==> flow/design.v <==
module gca_dlnv(
    input [31:0]    coord0,
    input [31:0]    coord1,
    input           ld,
    input           step,
    input           CLK,
    output          FC,
    output [20:0]   ADDR
);
    reg         [15:0] x0;
    reg         [15:0] y0;
    wire        [15:0] x1;
    wire        [15:0] y1;
    reg  signed [15:0] dx, dy;
    reg  signed [15:0] sx, sy;
    reg  signed [15:0] error;
    wire signed [15:0] e2;
    assign x1 = {5'b0, coord1[10:0]};
    assign y1 = {6'b0, coord1[20:11]};
    assign e2 = error <<< 1;
    assign ADDR = {y0[9:0], x0[10:0]};
    assign FC = !ld && (x0 == x1 && y0 == y1 || e2 >= dy && x0 == x1 || e2 <= dx && y0 == y1);
    always @(posedge CLK) begin
        if(ld) begin
            x0 <= {5'b0, coord0[10:0]};
            y0 <= {6'b0, coord0[20:11]};
            sx <= (x0 > x1) ? -16'd1 : 16'd1;
            sy <= (y0 > y1) ? -16'd1 : 16'd1;
            dx <= (x0 < x1) ? (x1 - x0) : (x0 - x1);
            dy <= (y1 < y0) ? (y1 - y0) : (y0 - y1);
            error <= dx + dy;
        end
        if(step && !ld) begin
            if(e2 >= dy) x0 <= x0 + sx;
            if(e2 <= dx) y0 <= y0 + sy;
            if(e2 >= dy && e2 <= dx)
                error <= error + dx + dy;
            else if(e2 >= dy)
                error <= error + dy;
            else if(e2 <= dx)
                error <= error + dx;
        end
    end
endmodule
Step by step through the tools: gca_dlnv
Tool output for the design above, in the order of the flow.
Lines are those of the file above, counted from 1.
Library cell names are shortened.
The mark -- stands for no value.
- top module: gca_dlnv
- clock input: CLK
- cell library: sky130hd
- corner: tt_025C_1v80

Elaborated design
Counts by Yosys on the flattened word-level netlist (proc, flatten, opt, wreduce; memories kept). Register bits leave out memories and registers merged into their read ports (data or address); mux counts leave out enables and synchronous resets folded into registers. Print and check cells are left out. Cells with the same type and inputs are merged into one.
- noted register bits: 112
- bits in latches at 0
- bits in writable memories: 0
- memory bits (read-only) at 0
- noted clocked read ports x word width: 0
- memories: 0
- noted bits of input ports: 67
- output and inout bits at 22
- noted elaborated cells: 49
- noted add/subtract/negate cells: 10
- noted multipliers: 0
- divide/modulo/power cells at 0
- magnitude comparators: 6
- equality and inequality tests: 2
- noted shifts and indexed selects: 0
- mux-type cells: 15
- bitwise gates (word level) at 0
- reduce/logical cells: 9
- operators by type and width (cell ; count):
    16-bit 2-to-1 mux ; 15
    16-bit adder ; 6
    10-bit by 16-bit subtractor with 16-bit output ; 1
    10-bit by 16-bit < comparator with 1-bit output ; 1
    11-bit by 16-bit subtractor with 16-bit output ; 1
    16-bit by 10-bit subtractor with 16-bit output ; 1
    16-bit by 10-bit greater-than comparator with 1-bit output ; 1
    16-bit by 10-bit equality test with 1-bit output ; 1
    16-bit by 11-bit subtractor with 16-bit output ; 1
    16-bit by 11-bit greater-than comparator with 1-bit output ; 1
    16-bit by 11-bit < comparator with 1-bit output ; 1
    16-bit by 11-bit equality test with 1-bit output ; 1
    16-bit greater-or-equal comparator ; 1
    16-bit <= comparator ; 1
    1-bit logical AND ; 6
    1-bit logical OR ; 2
    1-bit zero test ; 1

Logic depth
Longest topological path by Yosys (ltp), each cell counted once; first at word level (registers and memories cut), then after technology mapping (sequential cells cut; the memories' decode and read muxes count).
- noted word-level depth: 6
- noted ABC_AREA: 0
- noted depth in mapped cells: 17
- noted depth with buffers taken out: 17

Synthesis result
Yosys stat after the flow's synthesis: flattened, memories mapped to cells. It holds for the ABC_AREA given above (unset counts as 0); a run with the other value may have another netlist.
Totals and module areas in this step are rounded.
- cell types (cell type ; count ; total area (um^2)):
    ha_1 ; 158 ; 1.98E+03
    edfxtp_1 ; 34 ; 1.02E+03
    dfxtp_1 ; 47 ; 940.902
    xnor2_1 ; 58 ; 507.987
    a21oi_1 ; 95 ; 475.456
    mux2i_1 ; 39 ; 390.374
    a21o_1 ; 51 ; 382.867
    inv_1 ; 102 ; 382.867
    nor2_1 ; 83 ; 311.549
    nand2_1 ; 79 ; 296.534
    xor2_1 ; 33 ; 289.027
    o21ai_0 ; 54 ; 270.259
    fa_1 ; 10 ; 200.192
    o21ai_1 ; 37 ; 185.178
    a211oi_1 ; 23 ; 172.666
    nor3_1 ; 34 ; 170.163
    o21a_1 ; 22 ; 165.158
    buf_4 ; 21 ; 157.651
Not listed: further types 67, cells in them 283.
- standard cells after synthesis: 1263
- chip area (Yosys): 10350 um^2
- noted sequential area: 1962 um^2
- mapped flip-flops: 81
- buffers at 56

Timing after synthesis
OpenSTA on the mapped netlist: ideal clock, no wires. The path of least setup slack (recovery checks aside). Input and output delay are each 20% of the period. Register names are those of the netlist, which keeps one name where synthesis merged equal registers.
- path type: reg-to-reg
- from: register dx[0]
- to: register error[14]
- clock period: 5.0 ns
- library setup time: 0.069 ns
- launch time at the first pin: 0.000 ns
- data arrival time at 3.688 ns
- data required time at 4.931 ns
- setup slack at 1.243 ns
- path delay at 3.757 ns
- driving pins on the path: 18
- path buffers at 0
- period reached after synthesis: 3.757 ns
"path delay" = arrival - input delay + setup time.
"driving pins on the path": output pins that drive a net of the path, with the launching flip-flop's if there is one; two outputs of one cell count as two.
"period reached after synthesis" = period - worst setup slack (recovery checks aside). The figure is calculated, with input and output delays left at 20% of the set period.
The rows between start and end are the longest chain of elaborated cells between them; the timing report does not say that the signal goes this way. Where chains are equally long, one stands for them.
A line is the first line of the expression or statement that the cell stems from. Yosys adds cells for indexed reads and writes and turns some case tables into memories.
A register here has more assigning lines than the two given.
- cells stage by stage: edfxtp_1 -> ha_1 -> fa_1 -> a211oi_1 -> o21ai_1 -> a31oi_1 -> o21bai_1 -> a21o_1 -> xor2_1 -> ha_1 -> nand2_1 -> nor2_1 -> a221o_1 -> o41a_1 -> xnor2_1 -> nor2_1 -> xnor3_1 -> o21ai_1
- length of the longest elaborated chain: 6
- elaborated cells on any way between the ends: 10
- those cells by class: add/sub: 3; compare: 1; mux: 5; reduce/logical: 1
- RTL lines, path after synthesis (element ; line ; text):
    start: declaration ; 14 ; reg  signed [15:0] dx, dy;
    start: assignment ; 29 ; dx <= (x0 < x1) ? (x1 - x0) : (x0 - x1);
    16-bit adder ; 31 ; error <= dx + dy;
    16-bit 2-to-1 mux ; 24 ; if(ld) begin
    16-bit 2-to-1 mux ; 40 ; else if(e2 <= dx)
    16-bit 2-to-1 mux ; 38 ; else if(e2 >= dy)
    16-bit 2-to-1 mux ; 36 ; if(e2 >= dy && e2 <= dx)
    16-bit 2-to-1 mux ; 33 ; if(step && !ld) begin
    end: assignment ; 31 ;
    end: assignment ; 37 ; error <= error + dx + dy;
    end: declaration ; 16 ; reg  signed [15:0] error;

Path in the finished layout
From the final timing report of run A: the path of least setup slack in the routed layout; clock arrival at registers is part of the times.
- path type: reg-to-output
- from: register dx[1]
- to: output port FC
- clock period: 4.79 ns
- output delay at 0.96 ns
- launch time at the first pin: 0.36 ns
- data arrival time at 3.40 ns
- data required time at 3.83 ns
- setup slack at 0.43 ns
- driving pins on the path: 13
- path buffers at 3
The rows between start and end are the longest chain of elaborated cells between them; the timing report does not say that the signal goes this way. Where chains are equally long, one stands for them.
- cells stage by stage: edfxtp_1 -> inv_1 -> ha_1 -> nor2b_1 -> o31a_1 -> o21ai_2 -> and4_1 -> buf_2 -> nor2_8 -> buf_4 -> a22oi_1 -> nor2_1 -> dlymetal6s2s_1
- length of the longest elaborated chain: 4
- elaborated cells on any way between the ends: 4
- those cells by class: compare: 1; reduce/logical: 3
- RTL lines, path after layout (element ; line ; text):
    start: declaration ; 14 ; reg  signed [15:0] dx, dy;
    start: assignment ; 29 ; dx <= (x0 < x1) ? (x1 - x0) : (x0 - x1);
    16-bit <= comparator ; 22 ; assign FC = !ld && (x0 == x1 && y0 == y1 || e2 >= dy && x0 == x1 || e2 <= dx && y0 == y1);
    1-bit logical AND ; 22 ;
    1-bit logical OR ; 22 ;
    1-bit logical AND ; 22 ;
    end: declaration ; 7 ; output          FC,

Data sheet: physical implementation of gca_dlnv

2 stored runs of gca_dlnv in the flow (synthesis by Yosys, layout by OpenROAD, sky130hd cells), in arbitrary order. Constraints: input delay and output delay 20% of the set period each, output load 0.01 pF.
"period achieved" means the clock period less the worst setup slack. The figure is calculated, with input and output delays left at 20% of the set period.
"worst path time" means the part of the period allowed to the worst setup path (the constraints hold back 20% at inputs and 20% at outputs) less its slack; where the path has registers, the arrival times of their clocks count too.
Values from the reports are rounded here.

Run A

==> flow/run.sh <==
#!/bin/bash
# the make line also repeats the synthesis and layout settings of config.mk as NAME=value (left out here)
make -C /OpenROAD-flow-scripts/flow DESIGN_CONFIG=/design/flow/config.mk WORK_HOME=/design/flow/orfs CLKGATE_MAP_FILE= finish
==> flow/config.mk <==
export PLATFORM = sky130hd
export DESIGN_NAME = gca_dlnv
export DESIGN_NICKNAME = gca_dlnv
export VERILOG_FILES = /design/flow/design.v
export SDC_FILE = /design/flow/constraint.sdc
export NUM_CORES = 4
export LEC_CHECK = 0
export CAP_MARGIN = 0
export CELL_PAD_IN_SITES_GLOBAL_PLACEMENT = 0
export CORE_ASPECT_RATIO = 1.92
export CORE_MARGIN = 8
export CORE_UTILIZATION = 40
export CTS_CLUSTER_DIAMETER = 204
export CTS_CLUSTER_SIZE = 49
export GPL_TIMING_DRIVEN = 0
export MIN_ROUTING_LAYER = met2
export SETUP_SLACK_MARGIN = 0.29
export SLEW_MARGIN = 15
==> flow/constraint.sdc <==
create_clock -name core_clock -period 4.79 [get_ports {CLK}]
set_input_delay 0.9580 -clock core_clock [delete_from_list [all_inputs] [get_ports {CLK}]]
set_output_delay 0.9580 -clock core_clock [all_outputs]
set_load 0.01 [all_outputs]

Measured in run A:
- Yosys chip area after synthesis at 10350 um^2
- area of the die: 31560 um^2
- standard-cell area after layout: 11990 um^2
- post-route utilization: 0.471
- noted the setup slack of the critical path: 0.435 ns
- setup TNS: 0.000 ns
- worst hold slack in the final report at 0.562 ns
- noted the period achieved: 4.355 ns
- worst path time: 3.40 ns
- critical path type: reg-to-output

Run B

==> flow/run.sh <==
#!/bin/bash
# the make line also repeats the synthesis and layout settings of config.mk as NAME=value (left out here)
make -C /OpenROAD-flow-scripts/flow DESIGN_CONFIG=/design/flow/config.mk WORK_HOME=/design/flow/orfs CLKGATE_MAP_FILE= finish
==> flow/config.mk <==
export PLATFORM = sky130hd
export DESIGN_NAME = gca_dlnv
export DESIGN_NICKNAME = gca_dlnv
export VERILOG_FILES = /design/flow/design.v
export SDC_FILE = /design/flow/constraint.sdc
export NUM_CORES = 4
export LEC_CHECK = 0
export ABC_AREA = 1
export CAP_MARGIN = 15
export CELL_PAD_IN_SITES_GLOBAL_PLACEMENT = 1
export CORE_MARGIN = 5
export CORE_UTILIZATION = 69
export CTS_CLUSTER_DIAMETER = 263
export GPL_ROUTABILITY_DRIVEN = 0
export GPL_TIMING_DRIVEN = 1
export MIN_ROUTING_LAYER = met1
export PLACE_DENSITY_LB_ADDON = 0.18
export SLEW_MARGIN = 20
export TNS_END_PERCENT = 50
==> flow/constraint.sdc <==
create_clock -name core_clock -period 4.19 [get_ports {CLK}]
set_input_delay 0.8380 -clock core_clock [delete_from_list [all_inputs] [get_ports {CLK}]]
set_output_delay 0.8380 -clock core_clock [all_outputs]
set_load 0.01 [all_outputs]

Run B: stopped before the end: placement reported FLW-0024.
